==> flow/design.v <==
module pow2_LUT(
    input logic [1:0] selector, 
    output logic [31:0] out
);
always_comb 
begin
    case(selector)
        2'b00: out = 32'b1_0000000000000000000000000000000;
        2'b01: out = 32'b0_1101011101000100111111001100101;
        2'b10: out = 32'b0_1011010100000100111100110011001;
        2'b11: out = 32'b0_1001100000110111111100000101000;
        default: out = 'b0;
    endcase
end
endmodule
module LPW_pow2 #(
    parameter POW_FW = 15, 
    parameter POW_BW = 16,
    parameter BW = 8, 
    parameter FW = 2
)(
    input [BW-1:0] vec_in,
    output [POW_BW-1:0] vec_out
);
wire [BW-1:FW] int_part;
wire [FW-1:0] frac_part;
wire [BW-1:FW] shift_int;
wire [31:0] LUT_out;
wire [31:0] LUT_inter;
wire [BW-1:0] comp_in;
assign comp_in = ~vec_in + 1;
assign int_part = comp_in[BW-1:FW];
assign frac_part = comp_in[FW-1:0];
pow2_LUT LUT(
    .selector(frac_part),
    .out(LUT_out)
);
assign LUT_inter = LUT_out >> int_part;
assign vec_out = LUT_inter[31:16];
endmodule
module pow2 #(
    parameter BW = 8,
    parameter VEC_SIZE = 5,
    parameter FW = 2,
    parameter POW_BW = 16,
    parameter POW_FW = 15
)(
    input [VEC_SIZE-1:0][BW-1:0] vec_in,
    input [BW-1:0] max_in,
    output [VEC_SIZE-1:0][POW_BW-1:0] pow_out
);
wire [VEC_SIZE-1:0][BW-1:0] normed_in;
genvar i;
generate
    for(i = 0; i < VEC_SIZE; i++)
    begin : c
        assign normed_in[i] = vec_in[i] - max_in;
    end
endgenerate
generate
    for (i = 0; i < VEC_SIZE; i++)
    begin : pow_gen
        LPW_pow2 #(.BW(BW), .FW(FW), .POW_BW(POW_BW), .POW_FW(POW_FW)) power_linear (
            .vec_in(normed_in[i]),
            .vec_out(pow_out[i])
        );
    end
endgenerate
endmodule
module int_max #(
    parameter BW = 8,
    parameter FW = 2,
    parameter VEC_SIZE = 5
    )(
    input wire [VEC_SIZE-1:0][BW-1:0] int_max_in,
    output wire [BW-1:0] max_out
);
wire [2*VEC_SIZE-1:1][BW-1:0] int_max_tree;
function [BW-1:0] ciel;
    input [BW-1:0] in_val;
    begin
        if(in_val[FW-1:0] != 0)
        begin
            ciel = {in_val[BW-1:FW], 2'b00} + {{BW-3{1'b0}},3'b100};
        end
        else
        begin
            ciel = {in_val[BW-1:FW], 2'b00};
        end
    end
endfunction
genvar i;
generate
    for(i = 0; i < VEC_SIZE; i = i + 1)
    begin : base
        assign int_max_tree[i + VEC_SIZE] = ciel(int_max_in[i]);
    end
    for(i = VEC_SIZE-1; i > 0; i = i - 1)
    begin : rest
        assign int_max_tree[i] = ($signed(int_max_tree[i*2]) < $signed(int_max_tree[i*2 + 1]))? int_max_tree[i*2+1] : int_max_tree[i*2];
    end
endgenerate
assign max_out = int_max_tree[1];
endmodule
module reduction #(
    parameter BW = 16,
    parameter FW = 15,
    parameter OUT_BW = 16,
    parameter OUT_FW = 6,
    parameter VEC_SIZE = 5
)(
    input wire [VEC_SIZE-1:0][BW-1:0] vec_in,
    output wire [OUT_BW-1:0] vec_out
);
    wire [2*VEC_SIZE-1:1][31:0] tree;
    genvar i;
    generate
        for(i = 0; i < VEC_SIZE; i++)
        begin : a
            assign tree[i + VEC_SIZE] = {{(32-BW){1'b0}}, vec_in[i]};
        end
        for(i = VEC_SIZE-1; i > 0; i--)
        begin : b
            assign tree[i] = tree[2*i] + tree[2*i+1];
        end
    endgenerate
    assign vec_out = tree[1][24:9];
endmodule
module unnormed_softmax #(
    parameter BW = 8,
    parameter FW = 2,
    parameter POW_BW = 16,
    parameter POW_FW = 15,
    parameter ACCUM_BW = 16,
    parameter ACCUM_FW = 6,
    parameter VEC_SIZE = 4
)(
    input [VEC_SIZE-1:0][BW-1:0] vec_in,
    output [VEC_SIZE-1:0][POW_BW-1:0] vec_out,
    output [BW-1:0] max_out,
    output [ACCUM_BW-1:0] sum_out
);
    wire [BW-1:0] max_val;
    int_max #(.BW(BW), .FW(FW), .VEC_SIZE(VEC_SIZE)) max_instance(
        .int_max_in(vec_in),
        .max_out(max_val)
    );
    wire [VEC_SIZE-1:0][POW_BW-1:0] pow_vals;
    pow2 #( .BW(BW), .VEC_SIZE(VEC_SIZE), .FW(FW), .POW_BW(POW_BW), .POW_FW(POW_FW)) pow_2_unit(
        .vec_in(vec_in),
        .max_in(max_val),
        .pow_out(pow_vals)
    );
    wire [ACCUM_BW-1:0] sum;
    reduction #(.BW(POW_BW), .FW(POW_FW), .OUT_BW(ACCUM_BW), .OUT_FW(ACCUM_FW), .VEC_SIZE(VEC_SIZE)) accum_unit(
        .vec_in(pow_vals),
        .vec_out(sum)
    );
    assign vec_out = pow_vals;
    assign sum_out = sum;
    assign max_out = max_val;
endmodule
module reciep_MLUT (
    input logic [3:0] selector,
    output logic [15:0] value
);
always_comb 
begin  
    case(selector)
        'd0: value = 16'b1000000001000001;
        'd1: value = 16'b1111111111100000;
        'd2: value = 16'b1111111111110110;
        'd3: value = 16'b1111111111111011;
        'd4: value = 16'b1111111111111101;
        'd5: value = 16'b1111111111111110;
        'd6: value = 16'b1111111111111111;
        'd7: value = 16'b1111111111111111;
        'd8: value = 16'b0;
        'd9: value = 16'b0; 
        default:
        value = 'b0;
    endcase
end
endmodule
module reciep_CLUT (
    input logic [3:0] selector,
    output logic [31:0] value
);
always_comb 
begin  
    case(selector)
        'd0: value = 32'b00000000000111111111111111000000;
        'd1: value = 32'b00000000000000000001100000000000;
        'd2: value = 32'b00000000000000000000110101010101;
        'd3: value = 32'b00000000000000000000100101010101;
        'd4: value = 32'b00000000000000000000011100110011;
        'd5: value = 32'b00000000000000000000010111011101;
        'd6: value = 32'b00000000000000000000010001001001;
        'd7: value = 32'b00000000000000000000110101010101;
        'd8: value = 32'b00000000000000000000001111000111;
        'd9: value = 32'b00000000000000000000001101100000;
        default:
        value = 'b0;
    endcase
end
endmodule
module norm #(
    parameter BW = 8,
    parameter ACCUM_BW = 16,
    parameter ACCUM_FW = 6,
    parameter VEC_SIZE = 10
)(
    input [VEC_SIZE-1:0][ACCUM_BW-1:0] vec_in,
    input [ACCUM_BW-1:0] denom_in,
    input [BW-1:0] max,
    output [VEC_SIZE-1:0][31:0] vec_out
);
logic [3:0] sel_wire;
assign sel_wire = denom_in[ACCUM_FW+3:ACCUM_FW];
wire [15:0] m_val;
wire [31:0] c_val;
wire [31:0] reciep_val_mult;
wire [31:0] reciep_val;
reciep_MLUT MLUT(
    .selector(sel_wire),
    .value(m_val)
);
reciep_CLUT CLUT(
    .selector(sel_wire),
    .value(c_val)
);
assign reciep_val_mult = m_val *  denom_in;
assign reciep_val = reciep_val_mult + c_val;
wire [VEC_SIZE-1:0][31:0] div_out;
genvar i;
generate
    for(i = 0; i < VEC_SIZE; i++) 
    begin : a
        assign div_out[i] = vec_in[i] * reciep_val;
    end
endgenerate
generate
    for(i = 0; i < VEC_SIZE; i++) 
    begin : p
        assign vec_out[i] = div_out[i];
    end
endgenerate
endmodule
module softermax #(
    parameter BW = 8,
    parameter FW = 2,
    parameter POW_BW = 16,
    parameter POW_FW = 6,
    parameter ACCUM_BW = 16,
    parameter ACCUM_FW = 6,
    parameter VEC_SIZE = 10
)(
    input clk,
    input  [VEC_SIZE*BW-1:0] unnormed_in,
    output [VEC_SIZE*32-1:0] final_softmax
);
    logic [ACCUM_BW-1:0] sum_out;
    logic [VEC_SIZE-1:0][POW_BW-1:0] pow_out;
    logic [BW-1:0] max_out;
    logic [ACCUM_BW-1:0] sum_out_q;
    logic [VEC_SIZE-1:0][POW_BW-1:0] pow_out_q;
    logic [BW-1:0] max_out_q;
    logic [VEC_SIZE-1:0][31:0] soft_out;
    logic [VEC_SIZE-1:0][31:0] soft_out_q;
    logic [VEC_SIZE-1:0][BW-1:0] unnormed_in_q;
    always_ff @(posedge clk)
    begin
        unnormed_in_q <= unnormed_in;
        sum_out_q <= sum_out;
        pow_out_q <= pow_out;
        max_out_q <= max_out;
        soft_out_q <= soft_out;
    end
    unnormed_softmax #(.VEC_SIZE(VEC_SIZE), .BW(BW), .FW(FW), .POW_BW(POW_BW), .POW_FW(POW_FW), .ACCUM_BW(ACCUM_BW), .ACCUM_FW(ACCUM_FW)) unnormed_instance(
        .vec_in(unnormed_in_q),
        .vec_out(pow_out),
        .sum_out(sum_out),
        .max_out(max_out)
    );
    norm #(.VEC_SIZE(VEC_SIZE), .BW(BW), .ACCUM_BW(ACCUM_BW), .ACCUM_FW(ACCUM_FW)) norm_unit(
        .vec_in(pow_out_q),
        .denom_in(sum_out_q),
        .max(max_out_q),
        .vec_out(soft_out)
    );
    assign final_softmax = soft_out_q;
endmodule
; Reports on softermax
; Module softermax before and after one edit of its RTL, step after step.
; "before" refers to lines of the RTL above, "after" to lines of the edited file.
; "diff": "after" minus "before" as printed here. "rel_change_pct": 100 x difference / "before".
; The mark n/a stands for no value.
[inputs]
top = softermax
clock_port = clk
cell_library = sky130hd
pvt_corner = tt_025C_1v80

; Diff
; Unified diff, file above to edited file.
; The edited RTL no longer does the same as the RTL above: the edit was made by script, with no optimisation intended.
; begin of diff
@@ -36,5 +36,5 @@
     .out(LUT_out)
 );
-assign LUT_inter = LUT_out >> int_part;
+assign LUT_inter = LUT_out >> 2;
 assign vec_out = LUT_inter[31:16];
 endmodule
; end of diff

; Elaborated design
; Source: Yosys, flattened and elaborated, memories not mapped. Widths are those after wreduce; folded enables and synchronous resets count as part of the registers. Print and check cells do not count.
; Yosys's memory passes give these memory sizes; they may raise the number of words (mostly to a power of two), join words into wider ones and drop unused or constant bits.
[op_classes]
columns = item, before, after, diff, rel_change_pct
row1 = mux, 29, 29, 0, 0.00
row2 = n_addsub, 40, 40, 0, 0.00
row3 = equal, 30, 30, 0, 0.00
row4 = shift, 10, 0, -10, -100.00
row5 = bitwise, 10, 10, 0, 0.00
row6 = n_cmp, 9, 9, 0, 0.00
row7 = multipliers, 11, 11, 0, 0.00
row8 = reduce_and_logical, 20, 20, 0, 0.00
[ops]
columns = operator, before, after, diff, rel_change_pct
row1 = adder 8 x 1 -> 8 bit with constant B, 10, 0, -10, -100.00
row2 = multiplier 16 x 32 -> 32 bit, 10, 0, -10, -100.00
row3 = inverter 8 bit, 10, 0, -10, -100.00
row4 = right shift 32 x 6 -> 32 bit, 10, 0, -10, -100.00
row5 = subtractor 8 bit, 10, 0, -10, -100.00
row6 = adder 2 x 1 -> 2 bit with constant B, 0, 10, 10, n/a
row7 = multiplier 14 x 32 -> 32 bit, 0, 10, 10, n/a
row8 = inverter 2 bit, 0, 10, 10, n/a
row9 = subtractor 2 bit, 0, 10, 10, n/a
row10 = adder 16 x 16 -> 17 bit, 5, 0, -5, -100.00
row11 = adder 14 x 14 -> 15 bit, 0, 5, 5, n/a
row12 = adder 17 x 17 -> 18 bit, 2, 0, -2, -100.00
row13 = adder 15 x 15 -> 16 bit, 0, 2, 2, n/a
row14 = 2-to-1 mux 8 bit, 19, 18, -1, -5.26
row15 = adder 25 x 17 -> 25 bit, 1, 0, -1, -100.00
row16 = adder 25 x 18 -> 25 bit, 1, 0, -1, -100.00
row17 = adder 25 x 15 -> 25 bit, 0, 1, 1, n/a
row18 = adder 25 x 16 -> 25 bit, 0, 1, 1, n/a
row19 = 2-to-1 mux 2 bit, 0, 1, 1, n/a
; Unchanged operator kinds not shown: 9.
[word_totals]
columns = item, before, after, diff, rel_change_pct
row1 = word_cells, 165, 155, -10, -6.06
row2 = inputBits, 81, 81, 0, 0.00
row3 = memories, 2, 2, 0, 0.00
row4 = rom_bits, 592, 592, 0, 0.00
row5 = ff_bits, 576, 556, -20, -3.47
row6 = out_inout_bits, 320, 320, 0, 0.00
row7 = clocked_rd_ports_x_width, 37, 37, 0, 0.00
[memory_table]
columns = item, before, after
row1 = mem_shapes, 16 x 21 bit 1R0W; 16 x 16 bit 1R0W, 16 x 21 bit 1R0W; 16 x 16 bit 1R0W

; Logic depth
; Yosys ltp: most cells in a row. Word level: on the elaborated netlist, between registers, memories and ports. Mapped: between sequential cells and ports; inverters and the memories' decode and read muxes count.
[logic_depth]
columns = item, before, after, diff, rel_change_pct
row1 = word_depth, 20, 19, -1, -5.00
row2 = ABC_AREA, 0, 0, n/a, n/a
row3 = mapped_depth, 97, 46, -51, -52.58
row4 = depth_no_buf, 95, 44, -51, -53.68

; Netlist
; Yosys stat after the flow's synthesis: flattened, memories mapped to cells. It holds for the ABC_AREA given above (unset counts as 0); a run with the other value may have another netlist.
[mapped]
columns = item, before, after, diff, rel_change_pct
row1 = buf_cells, 890, 318, -572, -64.27
row2 = mapped_cells, 16380, 10622, -5758, -35.15
row3 = seq_area_um2, 11851.4, 8348.0, -3503.4, -29.56
row4 = ffs, 592, 417, -175, -29.56
row5 = yosys_area_um2, 145304.4, 101144.5, -44159.9, -30.39
[by_type]
columns = cell_type, before, after, diff, rel_change_pct
row1 = sky130_fd_sc_hd__nand2_1, 2945, 1022, -1923, -65.30
row2 = sky130_fd_sc_hd__fa_1, 3253, 2244, -1009, -31.02
row3 = sky130_fd_sc_hd__and2_1, 1181, 564, -617, -52.24
row4 = sky130_fd_sc_hd__clkbuf_1, 831, 284, -547, -65.82
row5 = sky130_fd_sc_hd__inv_1, 3512, 3125, -387, -11.02
row6 = sky130_fd_sc_hd__ha_1, 997, 1273, 276, 27.68
row7 = sky130_fd_sc_hd__nor2_1, 352, 161, -191, -54.26
row8 = sky130_fd_sc_hd__dfxtp_1, 592, 417, -175, -29.56
row9 = sky130_fd_sc_hd__a21oi_1, 372, 213, -159, -42.74
row10 = sky130_fd_sc_hd__mux2i_1, 111, 4, -107, -96.40
row11 = sky130_fd_sc_hd__xnor2_1, 505, 408, -97, -19.21
row12 = sky130_fd_sc_hd__o21ai_0, 183, 93, -90, -49.18
row13 = sky130_fd_sc_hd__nand2b_1, 141, 60, -81, -57.45
row14 = sky130_fd_sc_hd__nor3_1, 136, 56, -80, -58.82
row15 = sky130_fd_sc_hd__nor2b_1, 143, 66, -77, -53.85
row16 = sky130_fd_sc_hd__nand3_1, 124, 53, -71, -57.26
row17 = sky130_fd_sc_hd__xor2_1, 149, 86, -63, -42.28
row18 = sky130_fd_sc_hd__o21bai_1, 95, 34, -61, -64.21
; Unchanged cell types not shown: 5.
; The list need not be complete.
; The figures by module come from a second, unflattened synthesis with its own total; it is not the netlist above.
[unflattened]
columns = item, before, after, diff, rel_change_pct
row1 = cells_unflattened, 17670, 16643, -1027, -5.81
row2 = area_unflattened_um2, 156662.8, 148459.9, -8202.9, -5.24
; Rows give one instance, submodules left out.
[modules_before]
columns = module, n_inst, seq_area_um2, area_um2, cells
row1 = norm, 1, 0.0, 123181.9, 14363
row2 = softermax, 1, 11691.2, 11691.2, 584
row3 = LPW_pow2, 10, 0.0, 883.3, 114
row4 = reduction, 1, 0.0, 3749.8, 351
row5 = int_max, 1, 0.0, 3138.0, 424
row6 = pow2, 1, 0.0, 2882.8, 390
row7 = pow2_LUT, 10, 0.0, 261.5, 34
row8 = reciep_CLUT, 1, 0.0, 389.1, 51
row9 = reciep_MLUT, 1, 0.0, 181.4, 27
row10 = unnormed_softmax, 1, 0.0, 0.0, 0
[modules_after]
columns = module, n_inst, seq_area_um2, area_um2, cells
row1 = norm, 1, 0.0, 123537.2, 14436
row2 = softermax, 1, 11691.2, 11691.2, 584
row3 = reduction, 1, 0.0, 3749.8, 351
row4 = int_max, 1, 0.0, 3138.0, 424
row5 = pow2, 1, 0.0, 2882.8, 390
row6 = pow2_LUT, 10, 0.0, 261.5, 34
row7 = reciep_CLUT, 1, 0.0, 389.1, 51
row8 = LPW_pow2, 10, 0.0, 27.5, 4
row9 = reciep_MLUT, 1, 0.0, 181.4, 27
row10 = unnormed_softmax, 1, 0.0, 0.0, 0

; Worst setup path after synthesis
; Path of least setup slack by OpenSTA after synthesis, without wires, with an ideal clock, recovery checks aside; 20% of the period is set as input and as output delay. Where synthesis merged equal registers, the netlist keeps one of their names.
[synth_path]
columns = item, before, after, diff, rel_change_pct
row1 = kind, reg-to-reg, reg-to-reg, n/a, n/a
row2 = startpoint, register unnormed_in_q, register (name not given), n/a, n/a
row3 = endpoint, register (name not given), register soft_out_q, n/a, n/a
row4 = stages, 93, 45, -48, -51.61
row5 = arrival_time_ns, 17.815, 10.982, -6.833, -38.36
row6 = path_delay_ns, 17.950, 11.102, -6.848, -38.15
row7 = setup_slack_ns, -0.450, 6.398, 6.848, n/a
row8 = required_ns, 17.365, 17.380, 0.015, 0.09
row9 = tclk_ns, 17.5, 17.5, 0.0, 0.00
row10 = n_path_buf, 5, 4, -1, -20.00
row11 = setup_ns, 0.135, 0.120, -0.015, n/a
row12 = t_first_pin_ns, 0.000, 0.000, 0.000, n/a
row13 = synth_period_reached_ns, 17.95, 11.102, -6.848, -38.15
; "path_delay_ns" = arrival - input delay + setup time.
; "stages": output pins that drive a net of the path, with the launching flip-flop's if there is one; two outputs of one cell count as two.
; "synth_period_reached_ns" is the clock period less the worst setup slack; recovery checks do not enter. This is arithmetic on one report: input and output delays are still those of the set period (20% each).
; Where an end lacks its bit number, it is one bit of the signal, or one of the new flip-flops if synthesis recoded a state register.
; The rows between start and end are the longest chain of elaborated cells between them; the timing report does not say that the signal goes this way. Where chains are equally long, one stands for them.
; A line is the first line of the expression or statement that the cell stems from. Yosys adds cells for indexed reads and writes and turns some case tables into memories.
[synth_via_before]
path_cell_list = sky130_fd_sc_hd__dfxtp_1 sky130_fd_sc_hd__clkbuf_1 sky130_fd_sc_hd__inv_1 sky130_fd_sc_hd__ha_1 sky130_fd_sc_hd__buf_2 sky130_fd_sc_hd__nor2b_1 sky130_fd_sc_hd__xnor2_1 sky130_fd_sc_hd__ha_1 sky130_fd_sc_hd__a21o_1 sky130_fd_sc_hd__o22ai_1 sky130_fd_sc_hd__nand3_1 sky130_fd_sc_hd__a21oi_2 sky130_fd_sc_hd__mux2i_1 sky130_fd_sc_hd__inv_1 sky130_fd_sc_hd__ha_1 sky130_fd_sc_hd__nor2_1 sky130_fd_sc_hd__nand2_1 sky130_fd_sc_hd__nor2_1 (+57 left out) sky130_fd_sc_hd__inv_1 sky130_fd_sc_hd__fa_1 sky130_fd_sc_hd__inv_1 sky130_fd_sc_hd__ha_1 sky130_fd_sc_hd__and4_1 sky130_fd_sc_hd__nand4_1 sky130_fd_sc_hd__o31a_1 sky130_fd_sc_hd__a31oi_1 sky130_fd_sc_hd__o21a_1 sky130_fd_sc_hd__nor3_2 sky130_fd_sc_hd__or2_2 sky130_fd_sc_hd__inv_1 sky130_fd_sc_hd__ha_1 sky130_fd_sc_hd__inv_1 sky130_fd_sc_hd__a211oi_1 sky130_fd_sc_hd__a211oi_1 sky130_fd_sc_hd__a31oi_1 sky130_fd_sc_hd__o211ai_1
elab_chain_len = 20
cone_cells = 109
lines_between = 7
classes_between = 29 x add/sub; 4 x compare; 30 x eq/ne; 10 x shift; 15 x mux; 10 x logic; 11 x reduce/logical
[synth_lines_before]
columns = item, line_no
row1 = "start, declared", 270  ; logic [VEC_SIZE-1:0][BW-1:0] unnormed_in_q;
row2 = "start, assigned", 273  ; unnormed_in_q <= unnormed_in;
row3 = nonzero test 2 bit, 82  ; if(in_val[FW-1:0] != 0)
row4 = 2-to-1 mux 8 bit, 82
row5 = less-than comparator 8 bit, 100  ; assign int_max_tree[i] = ($signed(int_max_tree[i*2]) < $signed(int_max_tree[i*2 + 1]))? int_max_tree[i*2+1] : ...
row6 = 2-to-1 mux 8 bit, 100
row7 = less-than comparator 8 bit, 100
row8 = 2-to-1 mux 8 bit, 100
row9 = less-than comparator 8 bit, 100
row10 = (+6 left out), n/a
row11 = == test 2 bit, 7  ; case(selector)
row12 = case mux 32 bit (select 4 bit), 7
row13 = right shift 32 x 6 -> 32 bit, 38  ; assign LUT_inter = LUT_out >> int_part;
row14 = adder 16 x 16 -> 17 bit, 124  ; assign tree[i] = tree[2*i] + tree[2*i+1];
row15 = adder 17 x 17 -> 18 bit, 124
row16 = adder 25 x 17 -> 25 bit, 124
row17 = adder 25 x 18 -> 25 bit, 124
; Nets of the timed path that keep an RTL name, with a line that drives or declares them; the list need not be complete.
[synth_nets_before]
columns = net, line_no
row1 = sum_out[7], 124
[synth_via_after]
path_cell_list = sky130_fd_sc_hd__dfxtp_1 sky130_fd_sc_hd__clkbuf_1 sky130_fd_sc_hd__and2_1 sky130_fd_sc_hd__inv_1 sky130_fd_sc_hd__fa_1 sky130_fd_sc_hd__inv_1 sky130_fd_sc_hd__fa_1 sky130_fd_sc_hd__inv_1 sky130_fd_sc_hd__fa_1 sky130_fd_sc_hd__inv_1 sky130_fd_sc_hd__fa_1 sky130_fd_sc_hd__fa_1 sky130_fd_sc_hd__inv_1 sky130_fd_sc_hd__fa_1 sky130_fd_sc_hd__inv_1 sky130_fd_sc_hd__ha_1 sky130_fd_sc_hd__a21oi_1 sky130_fd_sc_hd__a21boi_0 (+9 left out) sky130_fd_sc_hd__fa_1 sky130_fd_sc_hd__fa_1 sky130_fd_sc_hd__inv_1 sky130_fd_sc_hd__fa_1 sky130_fd_sc_hd__fa_1 sky130_fd_sc_hd__fa_1 sky130_fd_sc_hd__ha_1 sky130_fd_sc_hd__ha_1 sky130_fd_sc_hd__and2_1 sky130_fd_sc_hd__a22oi_1 sky130_fd_sc_hd__nor2b_1 sky130_fd_sc_hd__o21ai_0 sky130_fd_sc_hd__o31ai_1 sky130_fd_sc_hd__nand2b_1 sky130_fd_sc_hd__a21oi_1 sky130_fd_sc_hd__o21ai_0 sky130_fd_sc_hd__xor2_1 sky130_fd_sc_hd__xnor2_1
elab_chain_len = 3
cone_cells = 3
lines_between = 3
classes_between = 1 x add/sub; 2 x mul
[synth_lines_after]
columns = item, line_no
row1 = multiplier 16 x 16 -> 32 bit, 232  ; assign reciep_val_mult = m_val *  denom_in;
row2 = adder 32 bit, 233  ; assign reciep_val = reciep_val_mult + c_val;
row3 = multiplier 14 x 32 -> 32 bit, 239  ; assign div_out[i] = vec_in[i] * reciep_val;
row4 = "end, assigned", 277  ; soft_out_q <= soft_out;
row5 = "end, declared", 269  ; logic [VEC_SIZE-1:0][31:0] soft_out_q;

; Path in the finished layout
; From the final timing report of each run of pair 1: the path of least setup slack in the routed layout; clock arrival at registers is part of the times.
[layout_path]
columns = item, before, after, diff, rel_change_pct
row1 = kind, reg-to-reg, reg-to-reg, n/a, n/a
row2 = startpoint, register unnormed_in_q, register sum_out_q[2], n/a, n/a
row3 = endpoint, register (name not given), register soft_out_q, n/a, n/a
row4 = n_path_buf, 5, 1, -4, -80.00
row5 = setup_ns, 0.12, 0.15, 0.03, n/a
row6 = required_ns, 17.82, 17.68, -0.14, -0.79
row7 = stages, 90, 40, -50, -55.56
row8 = t_first_pin_ns, 0.88, 0.73, -0.15, -17.05
row9 = setup_slack_ns, 0.28, 4.11, 3.83, n/a
row10 = arrival_time_ns, 17.55, 13.57, -3.98, -22.68
row11 = tclk_ns, 17.1, 17.1, 0.0, 0.00
; Where an end lacks its bit number, it is one bit of the signal, or one of the new flip-flops if synthesis recoded a state register.
; The rows between start and end are the longest chain of elaborated cells between them; the timing report does not say that the signal goes this way. Where chains are equally long, one stands for them.
[layout_via_before]
path_cell_list = sky130_fd_sc_hd__dfxtp_2 sky130_fd_sc_hd__inv_2 sky130_fd_sc_hd__ha_4 sky130_fd_sc_hd__buf_6 sky130_fd_sc_hd__mux2i_4 sky130_fd_sc_hd__inv_1 sky130_fd_sc_hd__ha_1 sky130_fd_sc_hd__nand2_2 sky130_fd_sc_hd__a21oi_2 sky130_fd_sc_hd__o221ai_2 sky130_fd_sc_hd__and2_4 sky130_fd_sc_hd__a21oi_4 sky130_fd_sc_hd__mux2i_4 sky130_fd_sc_hd__ha_1 sky130_fd_sc_hd__o21ai_2 sky130_fd_sc_hd__inv_1 sky130_fd_sc_hd__o31a_1 sky130_fd_sc_hd__o21ai_4 (+54 left out) sky130_fd_sc_hd__fa_1 sky130_fd_sc_hd__inv_2 sky130_fd_sc_hd__ha_4 sky130_fd_sc_hd__and4_1 sky130_fd_sc_hd__nand4_1 sky130_fd_sc_hd__o31a_1 sky130_fd_sc_hd__a31oi_2 sky130_fd_sc_hd__o21a_1 sky130_fd_sc_hd__buf_4 sky130_fd_sc_hd__buf_4 sky130_fd_sc_hd__nor2_4 sky130_fd_sc_hd__inv_2 sky130_fd_sc_hd__ha_4 sky130_fd_sc_hd__inv_2 sky130_fd_sc_hd__a211oi_2 sky130_fd_sc_hd__a211oi_2 sky130_fd_sc_hd__a31oi_1 sky130_fd_sc_hd__o211ai_1
elab_chain_len = 20
cone_cells = 109
lines_between = 7
classes_between = 29 x add/sub; 4 x compare; 30 x eq/ne; 10 x shift; 15 x mux; 10 x logic; 11 x reduce/logical
[layout_lines_before]
columns = item, line_no
row1 = "start, declared", 270  ; logic [VEC_SIZE-1:0][BW-1:0] unnormed_in_q;
row2 = "start, assigned", 273  ; unnormed_in_q <= unnormed_in;
row3 = nonzero test 2 bit, 82  ; if(in_val[FW-1:0] != 0)
row4 = 2-to-1 mux 8 bit, 82
row5 = less-than comparator 8 bit, 100  ; assign int_max_tree[i] = ($signed(int_max_tree[i*2]) < $signed(int_max_tree[i*2 + 1]))? int_max_tree[i*2+1] : ...
row6 = 2-to-1 mux 8 bit, 100
row7 = less-than comparator 8 bit, 100
row8 = 2-to-1 mux 8 bit, 100
row9 = less-than comparator 8 bit, 100
row10 = (+6 left out), n/a
row11 = == test 2 bit, 7  ; case(selector)
row12 = case mux 32 bit (select 4 bit), 7
row13 = right shift 32 x 6 -> 32 bit, 38  ; assign LUT_inter = LUT_out >> int_part;
row14 = adder 16 x 16 -> 17 bit, 124  ; assign tree[i] = tree[2*i] + tree[2*i+1];
row15 = adder 17 x 17 -> 18 bit, 124
row16 = adder 25 x 17 -> 25 bit, 124
row17 = adder 25 x 18 -> 25 bit, 124
; Nets of the timed path that keep an RTL name, with a line that drives or declares them; the list need not be complete.
[layout_nets_before]
columns = net, line_no
row1 = sum_out[6], 124
[layout_via_after]
path_cell_list = sky130_fd_sc_hd__dfxtp_1 sky130_fd_sc_hd__nand2_1 sky130_fd_sc_hd__fa_1 sky130_fd_sc_hd__inv_1 sky130_fd_sc_hd__fa_1 sky130_fd_sc_hd__inv_1 sky130_fd_sc_hd__fa_1 sky130_fd_sc_hd__inv_1 sky130_fd_sc_hd__fa_1 sky130_fd_sc_hd__fa_1 sky130_fd_sc_hd__inv_1 sky130_fd_sc_hd__fa_1 sky130_fd_sc_hd__inv_1 sky130_fd_sc_hd__ha_1 sky130_fd_sc_hd__nand2_1 sky130_fd_sc_hd__nor2_1 sky130_fd_sc_hd__a32oi_1 sky130_fd_sc_hd__a21oi_1 (+4 left out) sky130_fd_sc_hd__inv_1 sky130_fd_sc_hd__fa_1 sky130_fd_sc_hd__fa_1 sky130_fd_sc_hd__inv_1 sky130_fd_sc_hd__fa_1 sky130_fd_sc_hd__fa_1 sky130_fd_sc_hd__inv_1 sky130_fd_sc_hd__fa_1 sky130_fd_sc_hd__ha_1 sky130_fd_sc_hd__xnor2_1 sky130_fd_sc_hd__xnor2_1 sky130_fd_sc_hd__xnor2_1 sky130_fd_sc_hd__xnor2_1 sky130_fd_sc_hd__xnor2_1 sky130_fd_sc_hd__xnor2_1 sky130_fd_sc_hd__xnor2_1 sky130_fd_sc_hd__xnor3_1 sky130_fd_sc_hd__xnor3_1
elab_chain_len = 3
cone_cells = 3
lines_between = 3
classes_between = 1 x add/sub; 2 x mul
[layout_lines_after]
columns = item, line_no
row1 = "start, declared", 265  ; logic [ACCUM_BW-1:0] sum_out_q;
row2 = "start, assigned", 274  ; sum_out_q <= sum_out;
row3 = multiplier 16 x 16 -> 32 bit, 232  ; assign reciep_val_mult = m_val *  denom_in;
row4 = adder 32 bit, 233  ; assign reciep_val = reciep_val_mult + c_val;
row5 = multiplier 14 x 32 -> 32 bit, 239  ; assign div_out[i] = vec_in[i] * reciep_val;
row6 = "end, assigned", 277  ; soft_out_q <= soft_out;
row7 = "end, declared", 269  ; logic [VEC_SIZE-1:0][31:0] soft_out_q;

; Flow runs
; Runs of the flow (Yosys, OpenROAD) on both versions; the two runs of a pair have the same settings. The constraints put input and output delay at 20% of the set period each and load the outputs with 0.01 pF.
[settings_pair_1]
period_ns = 17.1
CAP_MARGIN = 20
CORE_MARGIN = 2
CORE_UTILIZATION = 40
SLEW_MARGIN = 20
[results_pair_1]
columns = item, before, after, diff, rel_change_pct
row1 = post_synth_area_um2, 145304.4, 101144.5, -44159.9, -30.39
row2 = setup_worst_slack_ns, 0.275, 4.114, 3.839, n/a
row3 = utilization_frac, 0.448, 0.44, -0.008, n/a
row4 = die_area_um2, 368097.0, 256902.0, -111195.0, -30.21
row5 = final_setup_tns_ns, 0.000, 0.000, 0.000, n/a
row6 = worst_hold_slack_ns, 0.809, 0.558, -0.251, n/a
row7 = achievedPeriod_ns, 16.825, 12.986, -3.839, -22.82
row8 = final_cell_area_um2, 162095.0, 110560.0, -51535.0, -31.79
[settings_pair_2]
CAP_MARGIN = 10
CORE_UTILIZATION = 19
CTS_CLUSTER_SIZE = 26
GPL_TIMING_DRIVEN = 0
PLACE_DENSITY_LB_ADDON = 0.23
SLEW_MARGIN = 0
period_ns = 11.7
CORE_MARGIN = 2
[results_pair_2]
columns = item, before, after, diff, rel_change_pct
row1 = post_synth_area_um2, 145304.4, 101144.5, -44159.9, -30.39
row2 = setup_worst_slack_ns, -5.588, 0.069, 5.657, n/a
row3 = utilization_frac, 0.238, 0.229, -0.009, n/a
row4 = die_area_um2, 771771.0, 538191.0, -233580.0, -30.27
row5 = final_setup_tns_ns, -197.409, 0.000, 197.409, n/a
row6 = worst_hold_slack_ns, 0.909, 0.562, -0.347, n/a
row7 = achievedPeriod_ns, 17.288, 11.631, -5.657, -32.72
row8 = final_cell_area_um2, 181379.0, 121187.0, -60192.0, -33.19
; By "achievedPeriod_ns" is meant the clock period of the run minus its worst setup slack. This is arithmetic on one report: input and output delays are still those of the set period (20% each).
